==> flow/design.v <==
module reuleaux(input logic clk, input logic rst_n, input logic [2:0] colour,
                input logic [7:0] centre_x, input logic [6:0] centre_y, input logic [7:0] diameter,
                input logic start, output logic done,
                output logic [7:0] vga_x, output logic [6:0] vga_y,
                output logic [2:0] vga_colour, output logic vga_plot);
     logic [7:0] offset_y;
     logic load_offset_y;
     logic reset_offset_y;
     logic [7:0] offset_x;
     logic load_offset_x;
     logic reset_offset_x;
     logic signed [9:0] crit;
     logic load_crit_a;
     logic load_crit_b;
     logic reset_crit;
     logic [7:0] c_x3;                                       
     assign c_x3 = centre_x;
     logic [6:0] c_y3;                                       
     logic [50:0] c_y3_temp;
     assign c_y3_temp = (centre_y - ((diameter * 30'b100010011010011010101001111101) / 30'b111011100110101100101000000000));
    logic [50:0] c_y3_temp_2;
    assign c_y3_temp_2 = c_y3_temp[50] ? -c_y3_temp : c_y3_temp;
     assign c_y3 = c_y3_temp_2[6:0];
     logic [7:0] c_x1;                                       
     assign c_x1 = (centre_x + diameter/8'b00000010);
     logic [6:0] c_y1;                                       
     logic [50:0] c_y1_temp; 
     assign c_y1_temp = (centre_y + ((diameter * 30'b010001001101001101010100111110) / 30'b111011100110101100101000000000));
     assign c_y1 = c_y1_temp[6:0];
     logic [7:0] c_x2;                                       
     logic [50:0] c_x2_temp;
     logic [50:0] c_x2_temp_2;
     assign c_x2_temp = (centre_x - diameter/8'b00000010);
     assign c_x2_temp_2 = c_x2_temp[50] ? -c_x2_temp : c_x2_temp;
     assign c_x2 = c_x2_temp_2[7:0];
     logic [6:0] c_y2;                                       
     logic [50:0] c_y2_temp;
     assign c_y2_temp = (centre_y + ((diameter * 30'b010001001101001101010100111110) / 30'b111011100110101100101000000000));
     assign c_y2 = c_y2_temp[6:0];
     register_r_offset_y rroy(clk, start, offset_y, load_offset_y, reset_offset_y);
     register_r_offset_x rrox(clk, start, offset_x, load_offset_x, diameter, reset_offset_x);
     register_r_crit rrc(clk, start, crit, load_crit_a, load_crit_b, offset_y, offset_x, diameter, reset_crit);
     logic [5:0] state;
     statemachine_mooremachine_r smr(clk, start, offset_y, offset_x, crit, state);
     statemachine_combinational_r scr(state, offset_y, offset_x, colour,
                                       load_offset_y, load_offset_x, 
                                       load_crit_a, load_crit_b,
                                        vga_x, vga_y, vga_colour, vga_plot, done,
                                        c_x1, c_y1,
                                        c_x2, c_y2,
                                        c_x3, c_y3,
                                        reset_crit,
                                        reset_offset_x,
                                        reset_offset_y, c_y3_temp, c_x2_temp);
endmodule
module register_r_offset_y(input logic clk, input logic start,              
            output logic [7:0] offset_y, input logic load_offset_y, input logic reset_offset_y);
            always_ff @(posedge clk) begin
            if (start == 1'b0 || reset_offset_y == 1'b1)
                offset_y <= 8'b00000000;
            else if (load_offset_y == 1'b1)
                offset_y <= offset_y + 8'b00000001;
            else
                offset_y <= offset_y;
        end
endmodule
module register_r_offset_x(input logic clk, input logic start,              
            output logic [7:0] offset_x, input logic load_offset_x, input logic [7:0] diameter,
            input logic reset_offset_x);
            always_ff @(posedge clk) begin
            if (start == 1'b0 || reset_offset_x == 1'b1)
                offset_x <= diameter;
            else if (load_offset_x == 1'b1)
                offset_x <= offset_x - 8'b00000001;
            else
                offset_x <= offset_x;
        end
endmodule
module register_r_crit(input logic clk, 
                                input logic start, 
                                output logic [9:0] crit, 
                                input logic load_crit_a, 
                                input logic load_crit_b, 
                                input logic [7:0] offset_y, 
                                input logic [7:0] offset_x,
                                input logic [7:0] diameter,
                                input logic reset_crit);
          always_ff @(posedge clk) begin
            if (start == 1'b0 || reset_crit == 1'b1)
                crit <= (8'b00000001 - diameter);
            else if (load_crit_a == 1'b1)
                crit <= (crit + 8'b00000010 * offset_y + 1);
            else if (load_crit_b == 1'b1)
                crit <= (crit + 8'b00000010 * (offset_y - offset_x) + 8'b00000001);
            else
                crit <= crit;
        end        
endmodule
module statemachine_mooremachine_r(input logic clk, input logic start, 
                                   input logic [7:0] offset_y, input logic [7:0] offset_x, 
                                   input logic [9:0] crit, 
                                   output logic [5:0] state);
    logic [5:0] present_state;
    always @(posedge clk) begin
        if (start == 1'b0) begin  
            present_state = 6'b000000;
        end else begin
            case(present_state)
             6'b000000: present_state = 6'b000001;
             6'b000001: if (offset_y <= offset_x)
                            present_state = 6'b000010;
                            else
                            present_state = 6'b101100;
             6'b000010: present_state = 6'b000011;
             6'b000011: present_state = 6'b000100;
             6'b000100: present_state = 6'b000101;
             6'b000101: present_state = 6'b000110;
             6'b000110: present_state = 6'b000111;
             6'b000111: present_state = 6'b001000;
             6'b001000: present_state = 6'b001001;
             6'b001001: present_state = 6'b001010;
             6'b001010: present_state = 6'b001011;
             6'b001011: if (crit[9] == 1'b1)
                            present_state = 6'b001100;
                            else
                            present_state = 6'b001101;
             6'b001100: present_state = 6'b000001;
             6'b001101: present_state = 6'b001110;
             6'b001110: present_state = 6'b000001;
             6'b101100: present_state = 6'b001111;
             6'b001111: if (offset_y <= offset_x)
                            present_state = 6'b010000;
                            else
                            present_state = 6'b101101;
             6'b010000: present_state = 6'b010001;
             6'b010001: present_state = 6'b010010;
             6'b010010: present_state = 6'b010011;
             6'b010011: present_state = 6'b010100;
             6'b010100: present_state = 6'b010101;
             6'b010101: present_state = 6'b010110;
             6'b010110: present_state = 6'b010111;
             6'b010111: present_state = 6'b011000;
             6'b011000: present_state = 6'b011001;
             6'b011001: if (crit[9] == 1'b1)
                            present_state = 6'b011010;
                            else
                            present_state = 6'b011011;
             6'b011010: present_state = 6'b001111;
             6'b011011: present_state = 6'b011100;
             6'b011100: present_state = 6'b001111;
             6'b101101: present_state = 6'b011101;
             6'b011101: if (offset_y <= offset_x)
                            present_state = 6'b011110;
                            else
                            present_state = 6'b101011;
             6'b011110: present_state = 6'b011111;
             6'b011111: present_state = 6'b100000;
             6'b100000: present_state = 6'b100001;
             6'b100001: present_state = 6'b100010;
             6'b100010: present_state = 6'b100011;
             6'b100011: present_state = 6'b100100;
             6'b100100: present_state = 6'b100101;
             6'b100101: present_state = 6'b100110;
             6'b100110: present_state = 6'b100111;
             6'b100111: if (crit[9] == 1'b1)
                            present_state = 6'b101000;
                            else
                            present_state = 6'b101001;
             6'b101000: present_state = 6'b011101;
             6'b101001: present_state = 6'b101010;
             6'b101010: present_state = 6'b011101;
             6'b101011: present_state = 6'b101011;
            default: present_state = 4'bxxxx;
            endcase
        end
        state = present_state;
    end
endmodule
module statemachine_combinational_r(input logic [5:0] state, 
                                    input logic [7:0] offset_y, 
                                    input logic [7:0] offset_x,
                                    input logic [2:0] colour,
                                    output logic load_offset_y, 
                                    output logic load_offset_x, 
                                    output logic load_crit_a,
                                    output logic load_crit_b,
                                    output logic [7:0] vga_x, 
                                    output logic [6:0] vga_y, 
                                    output logic [2:0] vga_colour, 
                                    output logic vga_plot, 
                                    output logic done,
                                    input logic [7:0] c_x1, input logic [6:0] c_y1,
                                    input logic [7:0] c_x2, input logic [6:0] c_y2,
                                    input logic [7:0] c_x3, input logic [6:0] c_y3,
                                    output logic reset_crit,
                                    output logic reset_offset_x,
                                    output logic reset_offset_y,
                                    input logic [50:0] c_y3_temp,
                                    input logic [50:0] c_x2_temp);
     always @(state or offset_y or offset_x or c_x1 or c_y1 or 
                                               c_x2 or c_y2 or 
                                               c_x3 or c_y3 or colour or c_y3_temp or c_x2_temp) begin
        case(state)
        6'b000000: begin
                load_offset_y <=    1'b0;
                load_offset_x <=    1'b0;
                load_crit_a <=      1'b0;
                load_crit_b <=      1'b0;
                vga_x <=            8'b00000000;
                vga_y <=            7'b0000000;
                vga_colour <=       3'b000;
                vga_plot <=         1'b0;
                reset_crit <=       1'b0;
                reset_offset_x <=   1'b0;
                reset_offset_y <=   1'b0;
                done <= 1'b0;
            end
            6'b000001: begin
                load_offset_y <=    1'b0;
                load_offset_x <=    1'b0;
                load_crit_a <=      1'b0;
                load_crit_b <=      1'b0;
                vga_x <=            8'b00000000;
                vga_y <=            7'b0000000;
                vga_colour <=       3'b000;
                vga_plot <=         1'b0; 
                reset_crit <=       1'b0;
                reset_offset_x <=   1'b0;
                reset_offset_y <=   1'b0;
                done <= 1'b0;
            end
            6'b000010: begin
                load_offset_y <=    1'b0;
                load_offset_x <=    1'b0;
                load_crit_a <=      1'b0;
                load_crit_b <=      1'b0;
                if (c_y3_temp[50] == 1'b1) begin
                    vga_x <=            c_x3 + offset_x;
                    vga_y <=            c_y3 + offset_y - (2 * c_y3);
                    if ((c_x3 + offset_x) > 159 || (c_y3 + offset_y - (2 * c_y3)) > 119) begin
                        vga_colour <=       colour;
                        vga_plot <=         1'b0; 
                    end else if ((c_y3 + offset_y - (2 * c_y3)) <= c_y1 ) begin
                        vga_colour <=       colour;
                        vga_plot <=         1'b0; 
                    end
                    else begin
                        vga_colour <=       colour;
                        vga_plot <=         1'b1; 
                    end
                end else begin
                    vga_x <=            c_x3 + offset_x;
                    vga_y <=            c_y3 + offset_y;
                    if ((c_x3 + offset_x) > 159 || (c_y3 + offset_y) > 119) begin
                        vga_colour <=       colour;
                        vga_plot <=         1'b0; 
                    end else if ((c_y3 + offset_y) <= c_y1) begin
                        vga_colour <=       colour;
                        vga_plot <=         1'b0; 
                    end
                    else begin
                        vga_colour <=       colour;
                        vga_plot <=         1'b1; 
                    end
                end
                reset_crit <=       1'b0;
                reset_offset_x <=   1'b0;
                reset_offset_y <=   1'b0;
                done <= 1'b0;
            end
            6'b000011: begin
                load_offset_y <=    1'b0;
                load_offset_x <=    1'b0;
                load_crit_a <=      1'b0;
                load_crit_b <=      1'b0;
                if (c_y3_temp[50] == 1'b1) begin
                    vga_x <=            c_x3 + offset_y;
                    vga_y <=            c_y3 + offset_x[6:0] - (2 * c_y3);
                    if ((c_x3 + offset_y) > 159 || (c_y3 + offset_x - (2 * c_y3)) > 119) begin
                        vga_colour <=       colour;
                        vga_plot <=         1'b0; 
                    end else if ((c_y3 + offset_x - (2 * c_y3)) <= c_y1) begin
                        vga_colour <=       colour;
                        vga_plot <=         1'b0; 
                    end
                    else begin
                        vga_colour <=       colour;
                        vga_plot <=         1'b1; 
                    end
                end else begin
                    vga_x <=            c_x3 + offset_y;
                    vga_y <=            c_y3 + offset_x[6:0];
                    if ((c_x3 + offset_y) > 159 || (c_y3 + offset_x) > 119) begin
                        vga_colour <=       colour;
                        vga_plot <=         1'b0; 
                    end else if ((c_y3 + offset_x) <= c_y1) begin
                        vga_colour <=       colour;
                        vga_plot <=         1'b0; 
                    end
                    else begin
                        vga_colour <=       colour;
                        vga_plot <=         1'b1; 
                    end
                end
                reset_crit <=       1'b0;
                reset_offset_x <=   1'b0;
                reset_offset_y <=   1'b0;
                done <= 1'b0;
            end
            6'b000100: begin
                load_offset_y <=    1'b0;
                load_offset_x <=    1'b0;
                load_crit_a <=      1'b0;
                load_crit_b <=      1'b0;
                if (c_y3_temp[50] == 1'b1) begin
                    vga_x <=            c_x3 - offset_x;
                    vga_y <=            c_y3 + offset_y - (2 * c_y3);
                    if ((c_x3 - offset_x) > 159 || (c_y3 + offset_y - (2 * c_y3)) > 119) begin
                        vga_colour <=       colour;
                        vga_plot <=         1'b0; 
                    end else if ((c_y3 + offset_y - (2 * c_y3)) <= c_y1) begin
                        vga_colour <=       colour;
                        vga_plot <=         1'b0; 
                    end
                    else begin
                        vga_colour <=       colour;
                        vga_plot <=         1'b1; 
                    end 
                    end else begin
                    vga_x <=            c_x3 - offset_x;
                    vga_y <=            c_y3 + offset_y;
                    if ((c_x3 - offset_x) > 159 || (c_y3 + offset_y) > 119) begin
                        vga_colour <=       colour;
                        vga_plot <=         1'b0; 
                    end else if ((c_y3 + offset_y) <= c_y1) begin
                        vga_colour <=       colour;
                        vga_plot <=         1'b0; 
                    end
                    else begin
                        vga_colour <=       colour;
                        vga_plot <=         1'b1; 
                    end 
                end
                reset_crit <=       1'b0;
                reset_offset_x <=   1'b0;
                reset_offset_y <=   1'b0;
                done <= 1'b0;
            end
            6'b000101: begin
                load_offset_y <=    1'b0;
                load_offset_x <=    1'b0;
                load_crit_a <=      1'b0;
                load_crit_b <=      1'b0;
                if (c_y3_temp[50] == 1'b1) begin
                    vga_x <=            c_x3 - offset_y;
                    vga_y <=            c_y3 + offset_x[6:0] - (2 * c_y3);
                    if ((c_x3 - offset_y) > 159 || (c_y3 + offset_x - (2 * c_y3)) > 119) begin
                        vga_colour <=       colour;
                        vga_plot <=         1'b0; 
                    end else if ((c_y3 + offset_x - (2 * c_y3)) <= c_y1) begin
                        vga_colour <=       colour;
                        vga_plot <=         1'b0; 
                    end
                    else begin
                        vga_colour <=       colour;
                        vga_plot <=         1'b1; 
                end 
                end else begin
                    vga_x <=            c_x3 - offset_y;
                    vga_y <=            c_y3 + offset_x[6:0];
                    if ((c_x3 - offset_y) > 159 || (c_y3 + offset_x) > 119) begin
                        vga_colour <=       colour;
                        vga_plot <=         1'b0; 
                    end else if ((c_y3 + offset_x) <= c_y1) begin
                        vga_colour <=       colour;
                        vga_plot <=         1'b0; 
                    end
                    else begin
                        vga_colour <=       colour;
                        vga_plot <=         1'b1; 
                end 
                end
                reset_crit <=       1'b0;
                reset_offset_x <=   1'b0;
                reset_offset_y <=   1'b0;
                done <= 1'b0;
            end
            6'b000110: begin
                load_offset_y <=    1'b0;
                load_offset_x <=    1'b0;
                load_crit_a <=      1'b0;
                load_crit_b <=      1'b0; 
                if (c_y3_temp[50] == 1'b1) begin
                    vga_x <=            c_x3 - offset_x;
                    vga_y <=            c_y3 - offset_y - (2 * c_y3);
                    if ((c_x3 - offset_x) > 159 || (c_y3 - offset_y - (2 * c_y3)) > 119) begin
                        vga_colour <=       colour;
                        vga_plot <=         1'b0; 
                    end else if ((c_y3 - offset_y - (2 * c_y3)) <= c_y1) begin
                        vga_colour <=       colour;
                        vga_plot <=         1'b0; 
                    end
                    else begin
                        vga_colour <=       colour;
                    vga_plot <=         1'b1; 
                end
                end else begin
                    vga_x <=            c_x3 - offset_x;
                    vga_y <=            c_y3 - offset_y;
                    if ((c_x3 - offset_x) > 159 || (c_y3 - offset_y) > 119) begin
                        vga_colour <=       colour;
                        vga_plot <=         1'b0; 
                    end else if ((c_y3 - offset_y) <= c_y1) begin
                        vga_colour <=       colour;
                        vga_plot <=         1'b0; 
                    end
                    else begin
                        vga_colour <=       colour;
                    vga_plot <=         1'b1; 
                end
                end
                reset_crit <=       1'b0;
                reset_offset_x <=   1'b0;
                reset_offset_y <=   1'b0;
                done <= 1'b0;
            end
            6'b000111: begin
                load_offset_y <=    1'b0;
                load_offset_x <=    1'b0;
                load_crit_a <=      1'b0;
                load_crit_b <=      1'b0;
                if (c_y3_temp[50] == 1'b1) begin
                    vga_x <=            c_x3 - offset_y;
                    vga_y <=            c_y3 - offset_x[6:0] - (2 * c_y3);
                    if ((c_x3 - offset_y) > 159 || (c_y3 - offset_x - (2 * c_y3)) > 119) begin
                        vga_colour <=       colour;
                        vga_plot <=         1'b0; 
                    end else if ((c_y3 - offset_x - (2 * c_y3)) <= c_y1) begin
                        vga_colour <=       colour;
                        vga_plot <=         1'b0; 
                    end
                    else begin
                        vga_colour <=       colour;
                        vga_plot <=         1'b1; 
                end
                end else begin
                    vga_x <=            c_x3 - offset_y;
                    vga_y <=            c_y3 - offset_x[6:0];
                    if ((c_x3 - offset_y) > 159 || (c_y3 - offset_x) > 119) begin
                        vga_colour <=       colour;
                        vga_plot <=         1'b0; 
                    end else if ((c_y3 - offset_x) <= c_y1) begin
                        vga_colour <=       colour;
                        vga_plot <=         1'b0; 
                    end
                    else begin
                        vga_colour <=       colour;
                        vga_plot <=         1'b1; 
                end
                end
                reset_crit <=       1'b0;
                reset_offset_x <=   1'b0;
                reset_offset_y <=   1'b0;
                done <= 1'b0;
            end
            6'b001000: begin
                load_offset_y <=    1'b0;
                load_offset_x <=    1'b0;
                load_crit_a <=      1'b0;
                load_crit_b <=      1'b0;
                if (c_y3_temp[50] == 1'b1) begin
                    vga_x <=            c_x3 + offset_x;
                    vga_y <=            c_y3 - offset_y - (2 * c_y3);
                    if ((c_x3 + offset_x) > 159 || (c_y3 - offset_y - (2 * c_y3)) > 119) begin
                        vga_colour <=       colour;
                        vga_plot <=         1'b0; 
                    end else if ((c_y3 - offset_y - (2 * c_y3)) <= c_y1) begin
                        vga_colour <=       colour;
                        vga_plot <=         1'b0; 
                    end
                    else begin
                        vga_colour <=       colour;
                        vga_plot <=         1'b1; 
                    end
                end else begin
                    vga_x <=            c_x3 + offset_x;
                    vga_y <=            c_y3 - offset_y;
                    if ((c_x3 + offset_x) > 159 || (c_y3 - offset_y) > 119) begin
                        vga_colour <=       colour;
                        vga_plot <=         1'b0; 
                    end else if ((c_y3 - offset_y) <= c_y1) begin
                        vga_colour <=       colour;
                        vga_plot <=         1'b0; 
                    end
                    else begin
                        vga_colour <=       colour;
                        vga_plot <=         1'b1; 
                    end
                end
                reset_crit <=       1'b0;
                reset_offset_x <=   1'b0;
                reset_offset_y <=   1'b0;
                done <= 1'b0;
            end
            6'b001001: begin
                load_offset_y <=    1'b0;
                load_offset_x <=    1'b0;
                load_crit_a <=      1'b0;
                load_crit_b <=      1'b0;
                if (c_y3_temp[50] == 1'b1) begin
                    vga_x <=            c_x3 + offset_y;
                    vga_y <=            c_y3 - offset_x[6:0] - (2 * c_y3);
                    if ((c_x3 + offset_y) > 159 || (c_y3 - offset_x - (2 * c_y3)) > 119) begin
                        vga_colour <=       colour;
                        vga_plot <=         1'b0; 
                    end else if ((c_y3 - offset_x - (2 * c_y3)) <= c_y1) begin
                        vga_colour <=       colour;
                        vga_plot <=         1'b0; 
                    end
                    else begin
                        vga_colour <=       colour;
                        vga_plot <=         1'b1; 
                    end  
                end else begin
                    vga_x <=            c_x3 + offset_y;
                    vga_y <=            c_y3 - offset_x[6:0];
                    if ((c_x3 + offset_y) > 159 || (c_y3 - offset_x) > 119) begin
                        vga_colour <=       colour;
                        vga_plot <=         1'b0; 
                    end else if ((c_y3 - offset_x) <= c_y1) begin
                        vga_colour <=       colour;
                        vga_plot <=         1'b0; 
                    end
                    else begin
                        vga_colour <=       colour;
                        vga_plot <=         1'b1; 
                    end 
                end
                reset_crit <=       1'b0;
                reset_offset_x <=   1'b0;
                reset_offset_y <=   1'b0;
                done <= 1'b0;
            end
            6'b001010: begin
                load_offset_y <=    1'b1;
                load_offset_x <=    1'b0;
                load_crit_a <=      1'b0;
                load_crit_b <=      1'b0;
                vga_x <=            8'b00000000;
                vga_y <=            7'b0000000;
                vga_colour <=       3'b000;
                vga_plot <=         1'b0; 
                reset_crit <=       1'b0;
                reset_offset_x <=   1'b0;
                reset_offset_y <=   1'b0;
                done <= 1'b0;
            end
            6'b001011: begin
                load_offset_y <=    1'b0;
                load_offset_x <=    1'b0;
                load_crit_a <=      1'b0;
                load_crit_b <=      1'b0;
                vga_x <=            8'b00000000;
                vga_y <=            7'b0000000;
                vga_colour <=       3'b000;
                vga_plot <=         1'b0; 
                reset_crit <=       1'b0;
                reset_offset_x <=   1'b0;
                reset_offset_y <=   1'b0;
                done <= 1'b0;
            end
            6'b001100: begin
                load_offset_y <=    1'b0;
                load_offset_x <=    1'b0;
                load_crit_a <=      1'b1;
                load_crit_b <=      1'b0;
                vga_x <=            8'b00000000;
                vga_y <=            7'b0000000;
                vga_colour <=       3'b000;
                vga_plot <=         1'b0; 
                reset_crit <=       1'b0;
                reset_offset_x <=   1'b0;
                reset_offset_y <=   1'b0;
                done <= 1'b0;
            end
            6'b001101: begin
                load_offset_y <=    1'b0;
                load_offset_x <=    1'b1;
                load_crit_a <=      1'b0;
                load_crit_b <=      1'b0;
                vga_x <=            8'b00000000;
                vga_y <=            7'b0000000;
                vga_colour <=       3'b000;
                vga_plot <=         1'b0; 
                reset_crit <=       1'b0;
                reset_offset_x <=   1'b0;
                reset_offset_y <=   1'b0;
                done <= 1'b0;
            end
            6'b001110: begin
                load_offset_y <=    1'b0;
                load_offset_x <=    1'b0;
                load_crit_a <=      1'b0;
                load_crit_b <=      1'b1;
                vga_x <=            8'b00000000;
                vga_y <=            7'b0000000;
                vga_colour <=       3'b000;
                vga_plot <=         1'b0; 
                reset_crit <=       1'b0;
                reset_offset_x <=   1'b0;
                reset_offset_y <=   1'b0;
                done <= 1'b0;
            end
            6'b101100: begin
                load_offset_y <=    1'b0;
                load_offset_x <=    1'b0;
                load_crit_a <=      1'b0;
                load_crit_b <=      1'b0;
                vga_x <=            8'b00000000;
                vga_y <=            7'b0000000;
                vga_colour <=       3'b000;
                vga_plot <=         1'b0; 
                reset_crit <=       1'b1;
                reset_offset_x <=   1'b1;
                reset_offset_y <=   1'b1;
                done <= 1'b0;
            end
            6'b001111: begin
                load_offset_y <=    1'b0;
                load_offset_x <=    1'b0;
                load_crit_a <=      1'b0;
                load_crit_b <=      1'b0;
                vga_x <=            8'b00000000;
                vga_y <=            7'b0000000;
                vga_colour <=       3'b000;
                vga_plot <=         1'b0; 
                reset_crit <=       1'b0;
                reset_offset_x <=   1'b0;
                reset_offset_y <=   1'b0;
                done <= 1'b0;
            end
            6'b010000: begin
                load_offset_y <=    1'b0;
                load_offset_x <=    1'b0;
                load_crit_a <=      1'b0;
                load_crit_b <=      1'b0;
                vga_x <=            c_x1 + offset_x;
                vga_y <=            c_y1 + offset_y;
                if ((c_x1 + offset_x) > 159 || (c_y1 + offset_y) > 119) begin
                    vga_colour <=       colour;
                    vga_plot <=         1'b0; 
                end else if ((c_x1 + offset_x) > c_x3) begin
                    vga_colour <=       colour;
                    vga_plot <=         1'b0; 
                end else if ((c_y1 + offset_y) > c_y1) begin
                    vga_colour <=       colour;
                    vga_plot <=         1'b0; 
                end
                else begin
                    vga_colour <=       colour;
                    vga_plot <=         1'b1; 
                end
                reset_crit <=       1'b0;
                reset_offset_x <=   1'b0;
                reset_offset_y <=   1'b0;
                done <= 1'b0;
            end
            6'b010001: begin
                load_offset_y <=    1'b0;
                load_offset_x <=    1'b0;
                load_crit_a <=      1'b0;
                load_crit_b <=      1'b0;
                vga_x <=            c_x1 + offset_y;
                vga_y <=            c_y1 + offset_x;
                if ((c_x1 + offset_y) > 159 || (c_y1 + offset_x) > 119) begin
                    vga_colour <=       colour;
                    vga_plot <=         1'b0; 
                end else if ((c_x1 + offset_y) > c_x3) begin
                    vga_colour <=       colour;
                    vga_plot <=         1'b0; 
                end else if ((c_y1 + offset_x) > c_y1) begin
                    vga_colour <=       colour;
                    vga_plot <=         1'b0; 
                end
                else begin
                    vga_colour <=       colour;
                    vga_plot <=         1'b1; 
                end
                reset_crit <=       1'b0;
                reset_offset_x <=   1'b0;
                reset_offset_y <=   1'b0;
                done <= 1'b0;
            end
            6'b010010: begin
                load_offset_y <=    1'b0;
                load_offset_x <=    1'b0;
                load_crit_a <=      1'b0;
                load_crit_b <=      1'b0;
                vga_x <=            c_x1 - offset_x;
                vga_y <=            c_y1 + offset_y;
                if ((c_x1 - offset_x) > 159 || (c_y1 + offset_y) > 119) begin
                    vga_colour <=       colour;
                    vga_plot <=         1'b0; 
                end else if ((c_x1 - offset_x) > c_x3) begin
                    vga_colour <=       colour;
                    vga_plot <=         1'b0; 
                end else if ((c_y1 + offset_y) > c_y1) begin
                    vga_colour <=       colour;
                    vga_plot <=         1'b0; 
                end
                else begin
                    vga_colour <=       colour;
                    vga_plot <=         1'b1; 
                end 
                reset_crit <=       1'b0;
                reset_offset_x <=   1'b0;
                reset_offset_y <=   1'b0;
                done <= 1'b0;
            end
            6'b010011: begin
                load_offset_y <=    1'b0;
                load_offset_x <=    1'b0;
                load_crit_a <=      1'b0;
                load_crit_b <=      1'b0;
                vga_x <=            c_x1 - offset_y;
                vga_y <=            c_y1 + offset_x;
                if ((c_x1 - offset_y) > 159 || (c_y1 + offset_x) > 119) begin
                    vga_colour <=       colour;
                    vga_plot <=         1'b0; 
                end else if ((c_x1 - offset_y) > c_x3) begin
                    vga_colour <=       colour;
                    vga_plot <=         1'b0; 
                end else if ((c_y1 + offset_x) > c_y1) begin
                    vga_colour <=       colour;
                    vga_plot <=         1'b0; 
                end
                else begin
                    vga_colour <=       colour;
                    vga_plot <=         1'b1; 
                end 
                reset_crit <=       1'b0;
                reset_offset_x <=   1'b0;
                reset_offset_y <=   1'b0;
                done <= 1'b0;
            end
            6'b010100: begin
                load_offset_y <=    1'b0;
                load_offset_x <=    1'b0;
                load_crit_a <=      1'b0;
                load_crit_b <=      1'b0;
                vga_x <=            c_x1 - offset_x;
                vga_y <=            c_y1 - offset_y;
                if ((c_x1 - offset_x) > 159 || (c_y1 - offset_y) > 119) begin
                    vga_colour <=       colour;
                    vga_plot <=         1'b0; 
                end else if ((c_x1 - offset_x) > c_x3) begin
                    vga_colour <=       colour;
                    vga_plot <=         1'b0; 
                end else if ((c_y1 - offset_y) > c_y1) begin
                    vga_colour <=       colour;
                    vga_plot <=         1'b0; 
                end
                else begin
                    vga_colour <=       colour;
                    vga_plot <=         1'b1; 
                end 
                reset_crit <=       1'b0;
                reset_offset_x <=   1'b0;
                reset_offset_y <=   1'b0;
                done <= 1'b0;
            end
            6'b010101: begin
                load_offset_y <=    1'b0;
                load_offset_x <=    1'b0;
                load_crit_a <=      1'b0;
                load_crit_b <=      1'b0;
                vga_x <=            c_x1 - offset_y;
                vga_y <=            c_y1 - offset_x;
                if ((c_x1 - offset_y) > 159 || (c_y1 - offset_x) > 119) begin
                    vga_colour <=       colour;
                    vga_plot <=         1'b0; 
                end else if ((c_x1 - offset_y) > c_x3) begin
                    vga_colour <=       colour;
                    vga_plot <=         1'b0; 
                end else if ((c_y1 - offset_x) > c_y1) begin
                    vga_colour <=       colour;
                    vga_plot <=         1'b0; 
                end
                else begin
                    vga_colour <=       colour;
                    vga_plot <=         1'b1; 
                end
                reset_crit <=       1'b0;
                reset_offset_x <=   1'b0;
                reset_offset_y <=   1'b0;
                done <= 1'b0;
            end
            6'b010110: begin
                load_offset_y <=    1'b0;
                load_offset_x <=    1'b0;
                load_crit_a <=      1'b0;
                load_crit_b <=      1'b0;
                vga_x <=            c_x1 + offset_x;
                vga_y <=            c_y1 - offset_y;
                if ((c_x1 + offset_x) > 159 || (c_y1 - offset_y) > 119) begin
                    vga_colour <=       colour;
                    vga_plot <=         1'b0; 
                end else if ((c_x1 + offset_x) > c_x3) begin
                    vga_colour <=       colour;
                    vga_plot <=         1'b0; 
                end else if ((c_y1 - offset_y) > c_y1) begin
                    vga_colour <=       colour;
                    vga_plot <=         1'b0; 
                end
                else begin
                    vga_colour <=       colour;
                    vga_plot <=         1'b1; 
                end
                reset_crit <=       1'b0;
                reset_offset_x <=   1'b0;
                reset_offset_y <=   1'b0;
                done <= 1'b0;
            end
            6'b010111: begin
                load_offset_y <=    1'b0;
                load_offset_x <=    1'b0;
                load_crit_a <=      1'b0;
                load_crit_b <=      1'b0;
                vga_x <=            c_x1 + offset_y;
                vga_y <=            c_y1 - offset_x;
                if ((c_x1 + offset_y) > 159 || (c_y1 - offset_x) > 119) begin
                    vga_colour <=       colour;
                    vga_plot <=         1'b0; 
                end else if ((c_x1 + offset_y) > c_x3) begin
                    vga_colour <=       colour;
                    vga_plot <=         1'b0; 
                end else if ((c_y1 - offset_x) > c_y1) begin
                    vga_colour <=       colour;
                    vga_plot <=         1'b0; 
                end
                else begin
                    vga_colour <=       colour;
                    vga_plot <=         1'b1; 
                end 
                reset_crit <=       1'b0;
                reset_offset_x <=   1'b0;
                reset_offset_y <=   1'b0;
                done <= 1'b0;
            end
            6'b011000: begin
                load_offset_y <=    1'b1;
                load_offset_x <=    1'b0;
                load_crit_a <=      1'b0;
                load_crit_b <=      1'b0;
                vga_x <=            8'b00000000;
                vga_y <=            7'b0000000;
                vga_colour <=       3'b000;
                vga_plot <=         1'b0; 
                reset_crit <=       1'b0;
                reset_offset_x <=   1'b0;
                reset_offset_y <=   1'b0;
                done <= 1'b0;
            end
            6'b011001: begin
                load_offset_y <=    1'b0;
                load_offset_x <=    1'b0;
                load_crit_a <=      1'b0;
                load_crit_b <=      1'b0;
                vga_x <=            8'b00000000;
                vga_y <=            7'b0000000;
                vga_colour <=       3'b000;
                vga_plot <=         1'b0; 
                reset_crit <=       1'b0;
                reset_offset_x <=   1'b0;
                reset_offset_y <=   1'b0;
                done <= 1'b0;
            end
            6'b011010: begin
                load_offset_y <=    1'b0;
                load_offset_x <=    1'b0;
                load_crit_a <=      1'b1;
                load_crit_b <=      1'b0;
                vga_x <=            8'b00000000;
                vga_y <=            7'b0000000;
                vga_colour <=       3'b000;
                vga_plot <=         1'b0; 
                reset_crit <=       1'b0;
                reset_offset_x <=   1'b0;
                reset_offset_y <=   1'b0;
                done <= 1'b0;
            end
            6'b011011: begin
                load_offset_y <=    1'b0;
                load_offset_x <=    1'b1;
                load_crit_a <=      1'b0;
                load_crit_b <=      1'b0;
                vga_x <=            8'b00000000;
                vga_y <=            7'b0000000;
                vga_colour <=       3'b000;
                vga_plot <=         1'b0; 
                reset_crit <=       1'b0;
                reset_offset_x <=   1'b0;
                reset_offset_y <=   1'b0;
                done <= 1'b0;
            end
            6'b011100: begin
                load_offset_y <=    1'b0;
                load_offset_x <=    1'b0;
                load_crit_a <=      1'b0;
                load_crit_b <=      1'b1;
                vga_x <=            8'b00000000;
                vga_y <=            7'b0000000;
                vga_colour <=       3'b000;
                vga_plot <=         1'b0; 
                reset_crit <=       1'b0;
                reset_offset_x <=   1'b0;
                reset_offset_y <=   1'b0;
                done <= 1'b0;
            end
            6'b101101: begin
                load_offset_y <=    1'b0;
                load_offset_x <=    1'b0;
                load_crit_a <=      1'b0;
                load_crit_b <=      1'b0;
                vga_x <=            8'b00000000;
                vga_y <=            7'b0000000;
                vga_colour <=       3'b000;
                vga_plot <=         1'b0; 
                reset_crit <=       1'b1;
                reset_offset_x <=   1'b1;
                reset_offset_y <=   1'b1;
                done <= 1'b0;
            end
            6'b011101: begin
                load_offset_y <=    1'b0;
                load_offset_x <=    1'b0;
                load_crit_a <=      1'b0;
                load_crit_b <=      1'b0;
                vga_x <=            8'b00000000;
                vga_y <=            7'b0000000;
                vga_colour <=       3'b000;
                vga_plot <=         1'b0; 
                reset_crit <=       1'b0;
                reset_offset_x <=   1'b0;
                reset_offset_y <=   1'b0;
                done <= 1'b0;
            end
            6'b011110: begin
                load_offset_y <=    1'b0;
                load_offset_x <=    1'b0;
                load_crit_a <=      1'b0;
                load_crit_b <=      1'b0;
                if (c_x2_temp[50] == 1'b1) begin
                    vga_x <=            c_x2 + offset_x - (2 * c_x2);
                    vga_y <=            c_y2 + offset_y;
                    if ((c_x2 + offset_x - (2 * c_x2)) > 159 || (c_y2 + offset_y) > 119) begin
                        vga_colour <=       colour;
                        vga_plot <=         1'b0; 
                    end else if ((c_x2 + offset_x - (2 * c_x2)) < c_x3) begin
                        vga_colour <=       colour;
                        vga_plot <=         1'b0; 
                    end else if ((c_y2 + offset_y) > c_y1) begin
                        vga_colour <=       colour;
                        vga_plot <=         1'b0; 
                    end
                    else begin
                        vga_colour <=       colour;
                        vga_plot <=         1'b1; 
                    end
                end else begin
                    vga_x <=            c_x2 + offset_x;
                    vga_y <=            c_y2 + offset_y;
                    if ((c_x2 + offset_x) > 159 || (c_y2 + offset_y) > 119) begin
                        vga_colour <=       colour;
                        vga_plot <=         1'b0; 
                    end else if ((c_x2 + offset_x) < c_x3) begin
                        vga_colour <=       colour;
                        vga_plot <=         1'b0; 
                    end else if ((c_y2 + offset_y) > c_y1) begin
                        vga_colour <=       colour;
                        vga_plot <=         1'b0; 
                    end
                    else begin
                        vga_colour <=       colour;
                        vga_plot <=         1'b1; 
                    end
                end
                reset_crit <=       1'b0;
                reset_offset_x <=   1'b0;
                reset_offset_y <=   1'b0;
                done <= 1'b0;
            end
            6'b011111: begin
                load_offset_y <=    1'b0;
                load_offset_x <=    1'b0;
                load_crit_a <=      1'b0;
                load_crit_b <=      1'b0;
                if (c_x2_temp[50] == 1'b1) begin
                    vga_x <=            c_x2 + offset_y - (2 * c_x2);
                    vga_y <=            c_y2 + offset_x;
                    if ((c_x2 + offset_y - (2 * c_x2)) > 159 || (c_y2 + offset_x) > 119) begin
                        vga_colour <=       colour;
                        vga_plot <=         1'b0; 
                    end else if ((c_x2 + offset_y - (2 * c_x2)) < c_x3) begin
                        vga_colour <=       colour;
                        vga_plot <=         1'b0; 
                    end else if ((c_y2 + offset_x) > c_y1) begin
                        vga_colour <=       colour;
                        vga_plot <=         1'b0; 
                    end
                    else begin
                        vga_colour <=       colour;
                        vga_plot <=         1'b1; 
                    end
                end else begin
                    vga_x <=            c_x2 + offset_y;
                    vga_y <=            c_y2 + offset_x;
                    if ((c_x2 + offset_y) > 159 || (c_y2 + offset_x) > 119) begin
                        vga_colour <=       colour;
                        vga_plot <=         1'b0; 
                    end else if ((c_x2 + offset_y) < c_x3) begin
                        vga_colour <=       colour;
                        vga_plot <=         1'b0; 
                    end else if ((c_y2 + offset_x) > c_y1) begin
                        vga_colour <=       colour;
                        vga_plot <=         1'b0; 
                    end
                    else begin
                        vga_colour <=       colour;
                        vga_plot <=         1'b1; 
                    end
                end
                reset_crit <=       1'b0;
                reset_offset_x <=   1'b0;
                reset_offset_y <=   1'b0;
                done <= 1'b0;
            end
            6'b100000: begin
                load_offset_y <=    1'b0;
                load_offset_x <=    1'b0;
                load_crit_a <=      1'b0;
                load_crit_b <=      1'b0;
                if (c_x2_temp[50] == 1'b1) begin
                    vga_x <=            c_x2 - offset_x - (2 * c_x2);
                    vga_y <=            c_y2 + offset_y;
                    if ((c_x2 - offset_x - (2 * c_x2)) > 159 || (c_y2 + offset_y) > 119) begin
                        vga_colour <=       colour;
                        vga_plot <=         1'b0; 
                    end else if ((c_x2 - offset_x - (2 * c_x2)) < c_x3) begin
                        vga_colour <=       colour;
                        vga_plot <=         1'b0; 
                    end else if ((c_y2 + offset_y) > c_y1) begin
                        vga_colour <=       colour;
                        vga_plot <=         1'b0; 
                    end
                    else begin
                        vga_colour <=       colour;
                        vga_plot <=         1'b1; 
                    end 
                end else begin
                    vga_x <=            c_x2 - offset_x;
                    vga_y <=            c_y2 + offset_y;
                    if ((c_x2 - offset_x) > 159 || (c_y2 + offset_y) > 119) begin
                        vga_colour <=       colour;
                        vga_plot <=         1'b0; 
                    end else if ((c_x2 - offset_x) < c_x3) begin
                        vga_colour <=       colour;
                        vga_plot <=         1'b0; 
                    end else if ((c_y2 + offset_y) > c_y1) begin
                        vga_colour <=       colour;
                        vga_plot <=         1'b0; 
                    end
                    else begin
                        vga_colour <=       colour;
                        vga_plot <=         1'b1; 
                    end 
                end
                reset_crit <=       1'b0;
                reset_offset_x <=   1'b0;
                reset_offset_y <=   1'b0;
                done <= 1'b0;
            end
            6'b100001: begin
                load_offset_y <=    1'b0;
                load_offset_x <=    1'b0;
                load_crit_a <=      1'b0;
                load_crit_b <=      1'b0;
                if (c_x2_temp[50] == 1'b1) begin
                    vga_x <=            c_x2 - offset_y - (2 * c_x2);
                    vga_y <=            c_y2 + offset_x;
                    if ((c_x2 - offset_y - (2 * c_x2)) > 159 || (c_y2 + offset_x) > 119) begin
                        vga_colour <=       colour;
                        vga_plot <=         1'b0; 
                    end else if ((c_x2 - offset_y - (2 * c_x2)) < c_x3) begin
                        vga_colour <=       colour;
                        vga_plot <=         1'b0; 
                    end else if ((c_y2 + offset_x) > c_y1) begin
                        vga_colour <=       colour;
                        vga_plot <=         1'b0; 
                    end
                    else begin
                        vga_colour <=       colour;
                        vga_plot <=         1'b1; 
                    end
                end else begin
                    vga_x <=            c_x2 - offset_y;
                    vga_y <=            c_y2 + offset_x;
                    if ((c_x2 - offset_y) > 159 || (c_y2 + offset_x) > 119) begin
                        vga_colour <=       colour;
                        vga_plot <=         1'b0; 
                    end else if ((c_x2 - offset_y) < c_x3) begin
                        vga_colour <=       colour;
                        vga_plot <=         1'b0; 
                    end else if ((c_y2 + offset_x) > c_y1) begin
                        vga_colour <=       colour;
                        vga_plot <=         1'b0; 
                    end
                    else begin
                        vga_colour <=       colour;
                        vga_plot <=         1'b1; 
                    end 
                end
                reset_crit <=       1'b0;
                reset_offset_x <=   1'b0;
                reset_offset_y <=   1'b0;
                done <= 1'b0;
            end
            6'b100010: begin
                load_offset_y <=    1'b0;
                load_offset_x <=    1'b0;
                load_crit_a <=      1'b0;
                load_crit_b <=      1'b0;
                if (c_x2_temp[50] == 1'b1) begin
                    vga_x <=            c_x2 - offset_x - (2 * c_x2);
                    vga_y <=            c_y2 - offset_y;
                    if ((c_x2 - offset_x - (2 * c_x2)) > 159 || (c_y2 - offset_y) > 119) begin
                        vga_colour <=       colour;
                        vga_plot <=         1'b0; 
                    end else if ((c_x2 - offset_x - (2 * c_x2)) < c_x3) begin
                        vga_colour <=       colour;
                        vga_plot <=         1'b0; 
                    end else if ((c_y2 - offset_y) > c_y1) begin
                        vga_colour <=       colour;
                        vga_plot <=         1'b0; 
                    end
                    else begin
                        vga_colour <=       colour;
                        vga_plot <=         1'b1; 
                    end 
                end else begin
                    vga_x <=            c_x2 - offset_x;
                    vga_y <=            c_y2 - offset_y;
                    if ((c_x2 - offset_x) > 159 || (c_y2 - offset_y) > 119) begin
                        vga_colour <=       colour;
                        vga_plot <=         1'b0; 
                    end else if ((c_x2 - offset_x) < c_x3) begin
                        vga_colour <=       colour;
                        vga_plot <=         1'b0; 
                    end else if ((c_y2 - offset_y) > c_y1) begin
                        vga_colour <=       colour;
                        vga_plot <=         1'b0; 
                    end
                    else begin
                        vga_colour <=       colour;
                        vga_plot <=         1'b1; 
                    end 
                end
                reset_crit <=       1'b0;
                reset_offset_x <=   1'b0;
                reset_offset_y <=   1'b0;
                done <= 1'b0;
            end
            6'b100011: begin
                load_offset_y <=    1'b0;
                load_offset_x <=    1'b0;
                load_crit_a <=      1'b0;
                load_crit_b <=      1'b0;
                if (c_x2_temp[50] == 1'b1) begin
                    vga_x <=            c_x2 - offset_y - (2 * c_x2);
                    vga_y <=            c_y2 - offset_x;
                    if ((c_x2 - offset_y - (2 * c_x2)) > 159 || (c_y2 - offset_x) > 119) begin
                        vga_colour <=       colour;
                        vga_plot <=         1'b0; 
                    end else if ((c_x2 - offset_y - (2 * c_x2)) < c_x3) begin
                        vga_colour <=       colour;
                        vga_plot <=         1'b0; 
                    end else if ((c_y2 - offset_x) > c_y1) begin
                        vga_colour <=       colour;
                        vga_plot <=         1'b0; 
                    end
                    else begin
                        vga_colour <=       colour;
                        vga_plot <=         1'b1; 
                    end
                end else begin
                    vga_x <=            c_x2 - offset_y;
                    vga_y <=            c_y2 - offset_x;
                    if ((c_x2 - offset_y) > 159 || (c_y2 - offset_x) > 119) begin
                        vga_colour <=       colour;
                        vga_plot <=         1'b0; 
                    end else if ((c_x2 - offset_y) < c_x3) begin
                        vga_colour <=       colour;
                        vga_plot <=         1'b0; 
                    end else if ((c_y2 - offset_x) > c_y1) begin
                        vga_colour <=       colour;
                        vga_plot <=         1'b0; 
                    end
                    else begin
                        vga_colour <=       colour;
                        vga_plot <=         1'b1; 
                    end
                end
                reset_crit <=       1'b0;
                reset_offset_x <=   1'b0;
                reset_offset_y <=   1'b0;
                done <= 1'b0;
            end
            6'b100100: begin
                load_offset_y <=    1'b0;
                load_offset_x <=    1'b0;
                load_crit_a <=      1'b0;
                load_crit_b <=      1'b0;
                if (c_x2_temp[50] == 1'b1) begin
                    vga_x <=            c_x2 + offset_x - (2 * c_x2);
                    vga_y <=            c_y2 - offset_y;
                    if ((c_x2 + offset_x - (2 * c_x2)) > 159 || (c_y2 - offset_y) > 119) begin
                        vga_colour <=       colour;
                        vga_plot <=         1'b0; 
                    end else if ((c_x2 + offset_x - (2 * c_x2)) < c_x3) begin
                        vga_colour <=       colour;
                        vga_plot <=         1'b0; 
                    end else if ((c_y2 - offset_y) > c_y1) begin
                        vga_colour <=       colour;
                        vga_plot <=         1'b0; 
                    end
                    else begin
                        vga_colour <=       colour;
                        vga_plot <=         1'b1; 
                    end
                end else begin
                    vga_x <=            c_x2 + offset_x;
                    vga_y <=            c_y2 - offset_y;
                    if ((c_x2 + offset_x) > 159 || (c_y2 - offset_y) > 119) begin
                        vga_colour <=       colour;
                        vga_plot <=         1'b0; 
                    end else if ((c_x2 + offset_x) < c_x3) begin
                        vga_colour <=       colour;
                        vga_plot <=         1'b0; 
                    end else if ((c_y2 - offset_y) > c_y1) begin
                        vga_colour <=       colour;
                        vga_plot <=         1'b0; 
                    end
                    else begin
                        vga_colour <=       colour;
                        vga_plot <=         1'b1; 
                    end
                end
                reset_crit <=       1'b0;
                reset_offset_x <=   1'b0;
                reset_offset_y <=   1'b0;
                done <= 1'b0;
            end
            6'b100101: begin
                load_offset_y <=    1'b0;
                load_offset_x <=    1'b0;
                load_crit_a <=      1'b0;
                load_crit_b <=      1'b0;
                if (c_x2_temp[50] == 1'b1) begin
                    vga_x <=            c_x2 + offset_y - (2 * c_x2);
                    vga_y <=            c_y2 - offset_x;
                    if ((c_x2 + offset_y - (2 * c_x2)) > 159 || (c_y2 - offset_x) > 119) begin
                        vga_colour <=       colour;
                        vga_plot <=         1'b0; 
                    end else if ((c_x2 + offset_y - (2 * c_x2)) < c_x3) begin
                        vga_colour <=       colour;
                        vga_plot <=         1'b0; 
                    end else if ((c_y2 - offset_x) > c_y1) begin
                        vga_colour <=       colour;
                        vga_plot <=         1'b0; 
                    end
                    else begin
                        vga_colour <=       colour;
                        vga_plot <=         1'b1; 
                    end 
                end else begin
                    vga_x <=            c_x2 + offset_y;
                    vga_y <=            c_y2 - offset_x;
                    if ((c_x2 + offset_y) > 159 || (c_y2 - offset_x) > 119) begin
                        vga_colour <=       colour;
                        vga_plot <=         1'b0; 
                    end else if ((c_x2 + offset_y) < c_x3) begin
                        vga_colour <=       colour;
                        vga_plot <=         1'b0; 
                    end else if ((c_y2 - offset_x) > c_y1) begin
                        vga_colour <=       colour;
                        vga_plot <=         1'b0; 
                    end
                    else begin
                        vga_colour <=       colour;
                        vga_plot <=         1'b1; 
                    end 
                end
                reset_crit <=       1'b0;
                reset_offset_x <=   1'b0;
                reset_offset_y <=   1'b0;
                done <= 1'b0;
            end
            6'b100110: begin
                load_offset_y <=    1'b1;
                load_offset_x <=    1'b0;
                load_crit_a <=      1'b0;
                load_crit_b <=      1'b0;
                vga_x <=            8'b00000000;
                vga_y <=            7'b0000000;
                vga_colour <=       3'b000;
                vga_plot <=         1'b0; 
                reset_crit <=       1'b0;
                reset_offset_x <=   1'b0;
                reset_offset_y <=   1'b0;
                done <= 1'b0;
            end
            6'b100111: begin
                load_offset_y <=    1'b0;
                load_offset_x <=    1'b0;
                load_crit_a <=      1'b0;
                load_crit_b <=      1'b0;
                vga_x <=            8'b00000000;
                vga_y <=            7'b0000000;
                vga_colour <=       3'b000;
                vga_plot <=         1'b0; 
                reset_crit <=       1'b0;
                reset_offset_x <=   1'b0;
                reset_offset_y <=   1'b0;
                done <= 1'b0;
            end
            6'b101000: begin
                load_offset_y <=    1'b0;
                load_offset_x <=    1'b0;
                load_crit_a <=      1'b1;
                load_crit_b <=      1'b0;
                vga_x <=            8'b00000000;
                vga_y <=            7'b0000000;
                vga_colour <=       3'b000;
                vga_plot <=         1'b0; 
                reset_crit <=       1'b0;
                reset_offset_x <=   1'b0;
                reset_offset_y <=   1'b0;
                done <= 1'b0;
            end
            6'b101001: begin
                load_offset_y <=    1'b0;
                load_offset_x <=    1'b1;
                load_crit_a <=      1'b0;
                load_crit_b <=      1'b0;
                vga_x <=            8'b00000000;
                vga_y <=            7'b0000000;
                vga_colour <=       3'b000;
                vga_plot <=         1'b0; 
                reset_crit <=       1'b0;
                reset_offset_x <=   1'b0;
                reset_offset_y <=   1'b0;
                done <= 1'b0;
            end
            6'b101010: begin
                load_offset_y <=    1'b0;
                load_offset_x <=    1'b0;
                load_crit_a <=      1'b0;
                load_crit_b <=      1'b1;
                vga_x <=            8'b00000000;
                vga_y <=            7'b0000000;
                vga_colour <=       3'b000;
                vga_plot <=         1'b0; 
                reset_crit <=       1'b0;
                reset_offset_x <=   1'b0;
                reset_offset_y <=   1'b0;
                done <= 1'b0;
            end
            6'b101011: begin
                load_offset_y <=    1'b0;
                load_offset_x <=    1'b0;
                load_crit_a <=      1'b0;
                load_crit_b <=      1'b0;
                vga_x <=            8'b00000000;
                vga_y <=            7'b0000000;
                vga_colour <=       3'b000;
                vga_plot <=         1'b0; 
                reset_crit <=       1'b0;
                reset_offset_x <=   1'b0;
                reset_offset_y <=   1'b0;
                done <= 1'b1;
            end
            default: begin
                load_offset_y <=    1'bx;
                load_offset_x <=    1'bx;
                load_crit_a <=      1'bx;
                load_crit_b <=      1'bx;
                vga_x <=            8'bxxxxxxxx;
                vga_y <=            7'bxxxxxxx;
                vga_colour <=       3'bxxx;
                vga_plot <=         1'bx; 
                reset_crit <=       1'bx;
                reset_offset_x <=   1'bx;
                reset_offset_y <=   1'bx;
                done <= 1'bx;
            end
        endcase
    end
endmodule
Appendix: tool output

### Step by step through the tools: reuleaux

Tool output for the design above before and after an edit, in the order of the flow.
"before" refers to lines of the RTL above, "after" to lines of the edited file.
"difference": "after" minus "before" as printed here. "relative change": 100 x difference / "before".
Library cell names are shortened.
Not given: n/a

| design | value |
|---|---|
| design top | reuleaux |
| clock input | clk |
| cell library | sky130hd |
| corner | tt_025C_1v80 |

### The edit

Unified diff, file above to edited file.
This change comes from a script, not from a designer. The edited design behaves differently; no optimisation was intended.

```diff
@@ -1,7 +1,9 @@
 module reuleaux(input logic clk, input logic rst_n, input logic [2:0] colour,
-                input logic [7:0] centre_x, input logic [6:0] centre_y, input logic [7:0] diameter,
+                input logic [7:0] centre_x_in, input logic [6:0] centre_y, input logic [7:0] diameter,
                 input logic start, output logic done,
                 output logic [7:0] vga_x, output logic [6:0] vga_y,
                 output logic [2:0] vga_colour, output logic vga_plot);
+     reg [7:0] centre_x;
+     always @(posedge clk) centre_x <= centre_x_in;
      logic [7:0] offset_y;
      logic load_offset_y;
```

### Elaborated design

Yosys after proc, flatten, opt, wreduce and memory -nomap, before mapping. Memory bits, and registers merged into a memory's read port (data or address), are not among the register bits. Print and check cells are not counted.

Operators by class:

| element | before | after | difference | relative change (%) |
|---|---|---|---|---|
| equal/unequal tests | 45 | 45 | 0 | 0.00 |
| mux-type cells | 124 | 124 | 0 | 0.00 |
| reductions and logical operators | 80 | 80 | 0 | 0.00 |
| multipliers | 2 | 2 | 0 | 0.00 |
| bitwise operators | 1 | 1 | 0 | 0.00 |
| magnitude comparators | 53 | 53 | 0 | 0.00 |
| $add $sub $neg | 68 | 68 | 0 | 0.00 |
| div/mod/pow operators | 2 | 2 | 0 | 0.00 |

Operator kinds equal on both sides are left out: 67.

Storage and ports:

| element | before | after | difference | relative change (%) |
|---|---|---|---|---|
| flip-flop bits (word level) | 32 | 40 | +8 | +25.00 |
| output and inout port bits | 20 | 20 | 0 | 0.00 |
| input bits | 29 | 29 | 0 | 0.00 |
| word-level cells | 379 | 380 | +1 | +0.26 |

### Longest topological paths

Depth = most cells in a row (Yosys ltp): at word level without a register or memory, in the mapped netlist without a sequential cell, where the memories' decode and read muxes count.

Logic depth:

| element | before | after | difference | relative change (%) |
|---|---|---|---|---|
| depth after elaboration | 12 | 12 | 0 | 0.00 |
| ABC_AREA | 0 | 0 | n/a | n/a |
| depth in mapped cells | 102 | 107 | +5 | +4.90 |
| mapped depth without buffers | 91 | 98 | +7 | +7.69 |

### Mapped cells and area

The flow's flattened synthesis, as Yosys stat reports it; memories are mapped. The netlist is that of the ABC_AREA named above (0 if unset); the other value can give another one.

Synthesis totals:

| element | before | after | difference | relative change (%) |
|---|---|---|---|---|
| sequential area (um^2) | 820.8 | 980.9 | +160.1 | +19.51 |
| cells in the netlist | 4946 | 4892 | -54 | -1.09 |
| mapped area (um^2) | 35634.2 | 35452.8 | -181.4 | -0.51 |
| flip-flops | 32 | 40 | +8 | +25.00 |

Cell types:

| cell type | before | after | difference | relative change (%) |
|---|---|---|---|---|
| xnor2_1 | 311 | 289 | -22 | -7.07 |
| nand2_1 | 320 | 338 | +18 | +5.62 |
| buf_2 | 18 | 33 | +15 | +83.33 |
| nor2_1 | 516 | 504 | -12 | -2.33 |
| or4_1 | 14 | 2 | -12 | -85.71 |
| nand4_1 | 73 | 62 | -11 | -15.07 |
| o211ai_1 | 48 | 59 | +11 | +22.92 |
| o31ai_1 | 35 | 24 | -11 | -31.43 |
| a22oi_1 | 32 | 21 | -11 | -34.38 |
| a21oi_1 | 423 | 413 | -10 | -2.36 |
| a211oi_1 | 53 | 63 | +10 | +18.87 |
| nand3_1 | 121 | 112 | -9 | -7.44 |
| nor4_1 | 38 | 29 | -9 | -23.68 |
| nand3b_1 | 17 | 8 | -9 | -52.94 |
| buf_6 | 11 | 2 | -9 | -81.82 |
| buf_4 | 16 | 8 | -8 | -50.00 |
| dfxtp_1 | 14 | 22 | +8 | +57.14 |
| a2bb2oi_1 | 12 | 4 | -8 | -66.67 |

Cell types equal on both sides are left out: 15.
The list need not be complete.
By module: a second synthesis without flattening, with its own total; a netlist apart from the flattened one above.

Second synthesis, totals:

| element | before | after | difference | relative change (%) |
|---|---|---|---|---|
| cell total of the unflattened synthesis | 6127 | 6089 | -38 | -0.62 |
| area total of the unflattened synthesis (um^2) | 44011.0 | 43975.9 | -35.1 | -0.08 |

Each row is one instance without its submodules.

By module, before:

| module | area (um^2) | cells | times used | seq. area (um^2) |
|---|---|---|---|---|
| reuleaux | 21280.4 | 3139 | 1 | 0.0 |
| statemachine_combinational_r | 19437.4 | 2584 | 1 | 0.0 |
| register_r_crit | 1634.1 | 193 | 1 | 300.3 |
| statemachine_mooremachine_r | 860.8 | 128 | 1 | 120.1 |
| register_r_offset_x | 459.2 | 45 | 1 | 240.2 |
| register_r_offset_y | 339.1 | 38 | 1 | 160.2 |

By module, after:

| module | area (um^2) | cells | times used | seq. area (um^2) |
|---|---|---|---|---|
| reuleaux | 21443.1 | 3089 | 1 | 160.2 |
| statemachine_combinational_r | 19239.7 | 2596 | 1 | 0.0 |
| register_r_crit | 1634.1 | 193 | 1 | 300.3 |
| statemachine_mooremachine_r | 860.8 | 128 | 1 | 120.1 |
| register_r_offset_x | 459.2 | 45 | 1 | 240.2 |
| register_r_offset_y | 339.1 | 38 | 1 | 160.2 |

### Path before layout

Source: OpenSTA report_checks on the synthesized netlist (no wires, ideal clock, input and output delay 20% of the period each), path of least setup slack; recovery checks are left aside. Register names are those of the netlist, which keeps one name where synthesis merged equal registers.

Path after synthesis:

| element | before | after | difference | relative change (%) |
|---|---|---|---|---|
| kind | input -> output | input -> output | n/a | n/a |
| start | in diameter[5] | in diameter[2] | n/a | n/a |
| end | out vga_plot | out vga_plot | n/a | n/a |
| arrival time (ps) | 28508 | 28614 | +106 | +0.37 |
| external output delay (ps) | 8000 | 8000 | 0 | 0.00 |
| time at the first pin (ps) | 8000 | 8000 | 0 | 0.00 |
| stages | 87 | 94 | +7 | +8.05 |
| path delay (ps) | 20508 | 20614 | +106 | +0.52 |
| input delay (ps) | 8000 | 8000 | 0 | 0.00 |
| path slack (ps) | 3492 | 3386 | -106 | n/a |
| buffers on the path | 5 | 3 | -2 | -40.00 |
| period (ps) | 40000 | 40000 | 0 | 0.00 |
| period reached after synthesis (ps) | 36508 | 36614 | +106 | +0.29 |

"path delay" = arrival - input delay + setup time.
A path that ends at an output port has no setup time.
"stages": output pins that drive a net of the path, with the launching flip-flop's if there is one; two outputs of one cell count as two.
"period reached after synthesis" = period - worst setup slack (recovery checks aside). The figure is calculated, with input and output delays left at 20% of the set period.
Between the ends stands the longest chain of elaborated cells between them, by number of cells; it is not shown to be the way that was timed. Of several equally long chains one is given.
Each line given opens the expression or statement behind the cell; cells for indexed reads and writes are added by Yosys, which also makes memories of some case tables.

| between the ends, after synthesis, before | value |
|---|---|
| cell sequence | fa_1 xor2_1 ha_1 fa_1 inv_1 fa_1 inv_1 ha_1 buf_2 a21o_1 a2111o_1 a21oi_2 xnor2_1 o211ai_2 a211o_2 a22o_2 buf_6 o21ai_4 (+51 left out) nand2b_1 xor2_1 ha_1 a21oi_1 o21ai_0 a21o_1 a21o_1 or3_1 ha_1 or4_1 nor4_1 o2111ai_1 a41oi_1 nand4_1 or3_1 a21oi_1 nor4_1 nand3_1 |
| cells in the longest elaborated chain | 12 |
| elaborated cells on any way between the ends | 233 |
| classes of those cells | 46 x add/sub; 2 x mul; 2 x div; 48 x compare; 95 x mux; 40 x reduce/logical |

RTL lines, path after synthesis, before:

| element | line | RTL |
|---|---|---|
| start: declaration | 2 | `input logic [7:0] centre_x, input logic [6:0] centre_y, input logic [7:0] diameter,` |
| 8-bit by 30-bit multiplier with 38-bit output | 20 | `assign c_y3_temp = (centre_y - ((diameter * 30'b100010011010011010101001111101) / 30'b111011100110101100101000 ...` |
| 51-bit by 30-bit divider with 51-bit output | 20 |  |
| 7-bit by 51-bit subtractor with 51-bit output | 20 |  |
| 7-bit negation | 22 | `assign c_y3_temp_2 = c_y3_temp[50] ? -c_y3_temp : c_y3_temp;` |
| 7-bit 2-to-1 mux | 22 |  |
| 7-bit by 8-bit subtractor with 9-bit output | 516 | `end else if ((c_y3 - offset_x - (2 * c_y3)) <= c_y1) begin` |
| 32-bit by 8-bit subtractor with 32-bit output | 516 |  |
| 32-bit by 7-bit <= comparator with 1-bit output | 516 |  |
| 1-bit 2-to-1 mux | 516 |  |
| 1-bit 2-to-1 mux | 513 | `if ((c_x3 + offset_y) > 159 \|\| (c_y3 - offset_x - (2 * c_y3)) > 119) begin` |
| 1-bit 2-to-1 mux | 510 | `if (c_y3_temp[50] == 1'b1) begin` |
| 1-bit parallel mux with 25-bit select | 203 | `case(state)` |
| end: declaration | 5 | `output logic [2:0] vga_colour, output logic vga_plot);` |

| between the ends, after synthesis, after | value |
|---|---|
| cell sequence | inv_1 fa_1 inv_1 ha_1 fa_1 inv_1 fa_1 inv_1 ha_1 nand2_2 o31ai_4 a21oi_2 o2111a_1 a211o_1 buf_2 a211oi_4 o21a_1 o31ai_2 (+58 left out) o21ai_0 nand2b_1 a21o_1 a21o_1 a21o_1 a21oi_1 nand2_1 ha_1 or4b_2 nor3_1 o2111ai_1 a41oi_1 nand2_1 nor2_1 a21oi_1 a21oi_1 nor3_1 nand4_1 |
| cells in the longest elaborated chain | 12 |
| elaborated cells on any way between the ends | 233 |
| classes of those cells | 46 x add/sub; 2 x mul; 2 x div; 48 x compare; 95 x mux; 40 x reduce/logical |

RTL lines, path after synthesis, after:

| element | line | RTL |
|---|---|---|
| start: declaration | 2 | `input logic [7:0] centre_x_in, input logic [6:0] centre_y, input logic [7:0] diameter,` |
| 8-bit by 30-bit multiplier with 38-bit output | 22 | `assign c_y3_temp = (centre_y - ((diameter * 30'b100010011010011010101001111101) / 30'b111011100110101100101000 ...` |
| 51-bit by 30-bit divider with 51-bit output | 22 |  |
| 7-bit by 51-bit subtractor with 51-bit output | 22 |  |
| 7-bit negation | 24 | `assign c_y3_temp_2 = c_y3_temp[50] ? -c_y3_temp : c_y3_temp;` |
| 7-bit 2-to-1 mux | 24 |  |
| 7-bit by 8-bit subtractor with 9-bit output | 518 | `end else if ((c_y3 - offset_x - (2 * c_y3)) <= c_y1) begin` |
| 32-bit by 8-bit subtractor with 32-bit output | 518 |  |
| 32-bit by 7-bit <= comparator with 1-bit output | 518 |  |
| 1-bit 2-to-1 mux | 518 |  |
| 1-bit 2-to-1 mux | 515 | `if ((c_x3 + offset_y) > 159 \|\| (c_y3 - offset_x - (2 * c_y3)) > 119) begin` |
| 1-bit 2-to-1 mux | 512 | `if (c_y3_temp[50] == 1'b1) begin` |
| 1-bit parallel mux with 25-bit select | 205 | `case(state)` |
| end: declaration | 5 | `output logic [2:0] vga_colour, output logic vga_plot);` |

### Timing after layout

Path of least setup slack in the final report of the runs of pair 1 (OpenROAD, finished layout, wires in). Where an end is a register, its clock arrival counts in the times.
The path's times are printed in steps of 10 ps; the period is the one set.

Path after layout:

| element | before | after | difference | relative change (%) |
|---|---|---|---|---|
| kind | input -> output | input -> output | n/a | n/a |
| start | in diameter[5] | in diameter[6] | n/a | n/a |
| end | out vga_plot | out vga_plot | n/a | n/a |
| input delay (ps) | 7840 | 7840 | 0 | 0.00 |
| buffers on the path | 8 | 6 | -2 | -25.00 |
| arrival time (ps) | 30260 | 30220 | -40 | -0.13 |
| period (ps) | 39200 | 39200 | 0 | 0.00 |
| path slack (ps) | 1100 | 1140 | +40 | n/a |
| stages | 89 | 99 | +10 | +11.24 |
| external output delay (ps) | 7840 | 7840 | 0 | 0.00 |
| time at the first pin (ps) | 7840 | 7840 | 0 | 0.00 |

Between the ends stands the longest chain of elaborated cells between them, by number of cells; it is not shown to be the way that was timed. Of several equally long chains one is given.

| between the ends, after layout, before | value |
|---|---|
| cell sequence | clkdlybuf4s50_1 buf_4 inv_1 ha_1 xor2_1 ha_1 inv_1 fa_1 fa_1 inv_1 ha_1 nand4_2 or3_4 or4_4 o221ai_4 xor2_4 nor3b_4 nor3_2 (+53 left out) xor2_2 ha_1 inv_1 o21ai_0 a21o_1 a21o_1 or3_1 ha_1 or4_1 nor4_1 o2111ai_1 a41oi_1 nand4_1 or3_1 a21oi_1 nor4_1 nand3_1 clkdlybuf4s50_1 |
| cells in the longest elaborated chain | 12 |
| elaborated cells on any way between the ends | 233 |
| classes of those cells | 46 x add/sub; 2 x mul; 2 x div; 48 x compare; 95 x mux; 40 x reduce/logical |

RTL lines, path after layout, before:

| element | line | RTL |
|---|---|---|
| start: declaration | 2 | `input logic [7:0] centre_x, input logic [6:0] centre_y, input logic [7:0] diameter,` |
| 8-bit by 30-bit multiplier with 38-bit output | 20 | `assign c_y3_temp = (centre_y - ((diameter * 30'b100010011010011010101001111101) / 30'b111011100110101100101000 ...` |
| 51-bit by 30-bit divider with 51-bit output | 20 |  |
| 7-bit by 51-bit subtractor with 51-bit output | 20 |  |
| 7-bit negation | 22 | `assign c_y3_temp_2 = c_y3_temp[50] ? -c_y3_temp : c_y3_temp;` |
| 7-bit 2-to-1 mux | 22 |  |
| 7-bit by 8-bit subtractor with 9-bit output | 516 | `end else if ((c_y3 - offset_x - (2 * c_y3)) <= c_y1) begin` |
| 32-bit by 8-bit subtractor with 32-bit output | 516 |  |
| 32-bit by 7-bit <= comparator with 1-bit output | 516 |  |
| 1-bit 2-to-1 mux | 516 |  |
| 1-bit 2-to-1 mux | 513 | `if ((c_x3 + offset_y) > 159 \|\| (c_y3 - offset_x - (2 * c_y3)) > 119) begin` |
| 1-bit 2-to-1 mux | 510 | `if (c_y3_temp[50] == 1'b1) begin` |
| 1-bit parallel mux with 25-bit select | 203 | `case(state)` |
| end: declaration | 5 | `output logic [2:0] vga_colour, output logic vga_plot);` |

| between the ends, after layout, after | value |
|---|---|
| cell sequence | clkdlybuf4s50_1 inv_2 ha_2 xor2_2 ha_1 inv_1 fa_1 fa_1 inv_1 ha_1 nand2_2 o31ai_4 a21oi_4 o21a_1 o211ai_1 and2_2 o211ai_1 buf_4 (+63 left out) a21o_1 a21o_1 a21o_1 a21oi_2 nand2_1 ha_1 or4b_2 nor3_1 o2111ai_1 a41oi_1 buf_4 nand2_1 nor2_1 a21oi_1 a21oi_1 nor3_1 nand4_1 clkdlybuf4s50_1 |
| cells in the longest elaborated chain | 12 |
| elaborated cells on any way between the ends | 233 |
| classes of those cells | 46 x add/sub; 2 x mul; 2 x div; 48 x compare; 95 x mux; 40 x reduce/logical |

RTL lines, path after layout, after:

| element | line | RTL |
|---|---|---|
| start: declaration | 2 | `input logic [7:0] centre_x_in, input logic [6:0] centre_y, input logic [7:0] diameter,` |
| 8-bit by 30-bit multiplier with 38-bit output | 22 | `assign c_y3_temp = (centre_y - ((diameter * 30'b100010011010011010101001111101) / 30'b111011100110101100101000 ...` |
| 51-bit by 30-bit divider with 51-bit output | 22 |  |
| 7-bit by 51-bit subtractor with 51-bit output | 22 |  |
| 7-bit negation | 24 | `assign c_y3_temp_2 = c_y3_temp[50] ? -c_y3_temp : c_y3_temp;` |
| 7-bit 2-to-1 mux | 24 |  |
| 7-bit by 8-bit subtractor with 9-bit output | 518 | `end else if ((c_y3 - offset_x - (2 * c_y3)) <= c_y1) begin` |
| 32-bit by 8-bit subtractor with 32-bit output | 518 |  |
| 32-bit by 7-bit <= comparator with 1-bit output | 518 |  |
| 1-bit 2-to-1 mux | 518 |  |
| 1-bit 2-to-1 mux | 515 | `if ((c_x3 + offset_y) > 159 \|\| (c_y3 - offset_x - (2 * c_y3)) > 119) begin` |
| 1-bit 2-to-1 mux | 512 | `if (c_y3_temp[50] == 1'b1) begin` |
| 1-bit parallel mux with 25-bit select | 205 | `case(state)` |
| end: declaration | 5 | `output logic [2:0] vga_colour, output logic vga_plot);` |

### Measured runs

Runs of the flow (Yosys, OpenROAD) on both versions; the two runs of a pair have the same settings. The constraints put input and output delay at 20% of the set period each and load the outputs with 0.01 pF.

| settings, pair 1 | value |
|---|---|
| CORE_UTILIZATION | 40 |
| period_ns | 39.2 |
| CAP_MARGIN | 20 |
| CORE_MARGIN | 2 |
| SLEW_MARGIN | 20 |

Results, pair 1:

| element | before | after | difference | relative change (%) |
|---|---|---|---|---|
| lowest setup slack (ps) | 1102 | 1142 | +40 | n/a |
| lowest hold slack (ps) | 802 | 637 | -165 | n/a |
| standard-cell area after layout (um^2) | 38832.2 | 38812.2 | -20.0 | -0.05 |
| netlist area reported by Yosys (um^2) | 35634.2 | 35452.8 | -181.4 | -0.51 |
| period achieved (ps) | 38098 | 38058 | -40 | -0.10 |
| post-layout utilization (%) | 43.9 | 44.1 | +0.2 | n/a |
| total negative slack (ps) | 0 | 0 | 0 | n/a |
| area of the die (um^2) | 91488.1 | 91028.9 | -459.2 | -0.50 |

| settings, pair 2 | value |
|---|---|
| CAP_MARGIN | 5 |
| CELL_PAD_IN_SITES_GLOBAL_PLACEMENT | 3 |
| CORE_MARGIN | 8 |
| CORE_UTILIZATION | 26 |
| CTS_CLUSTER_DIAMETER | 133 |
| CTS_CLUSTER_SIZE | 91 |
| GPL_ROUTABILITY_DRIVEN | 0 |
| GPL_TIMING_DRIVEN | 0 |
| HOLD_SLACK_MARGIN | 0.15 |
| MIN_ROUTING_LAYER | met1 |
| PLACE_DENSITY | 0.76 |
| SETUP_SLACK_MARGIN | 4.76 |
| TNS_END_PERCENT | 15 |
| period_ns | 26.9 |
| SLEW_MARGIN | 20 |

Results, pair 2:

| element | before | after | difference | relative change (%) |
|---|---|---|---|---|
| lowest setup slack (ps) | -4242 | -4724 | -482 | n/a |
| lowest hold slack (ps) | 836 | 843 | +7 | n/a |
| standard-cell area after layout (um^2) | 42957.4 | 44141.1 | +1183.7 | +2.76 |
| netlist area reported by Yosys (um^2) | 35634.2 | 35452.8 | -181.4 | -0.51 |
| period achieved (ps) | 31142 | 31624 | +482 | +1.55 |
| post-layout utilization (%) | 31.4 | 32.6 | +1.2 | n/a |
| total negative slack (ps) | -21385 | -26673 | -5288 | n/a |
| area of the die (um^2) | 149158.0 | 148429.0 | -729.0 | -0.49 |

"period achieved" means the clock period less the worst setup slack. The figure is calculated, with input and output delays left at 20% of the set period.
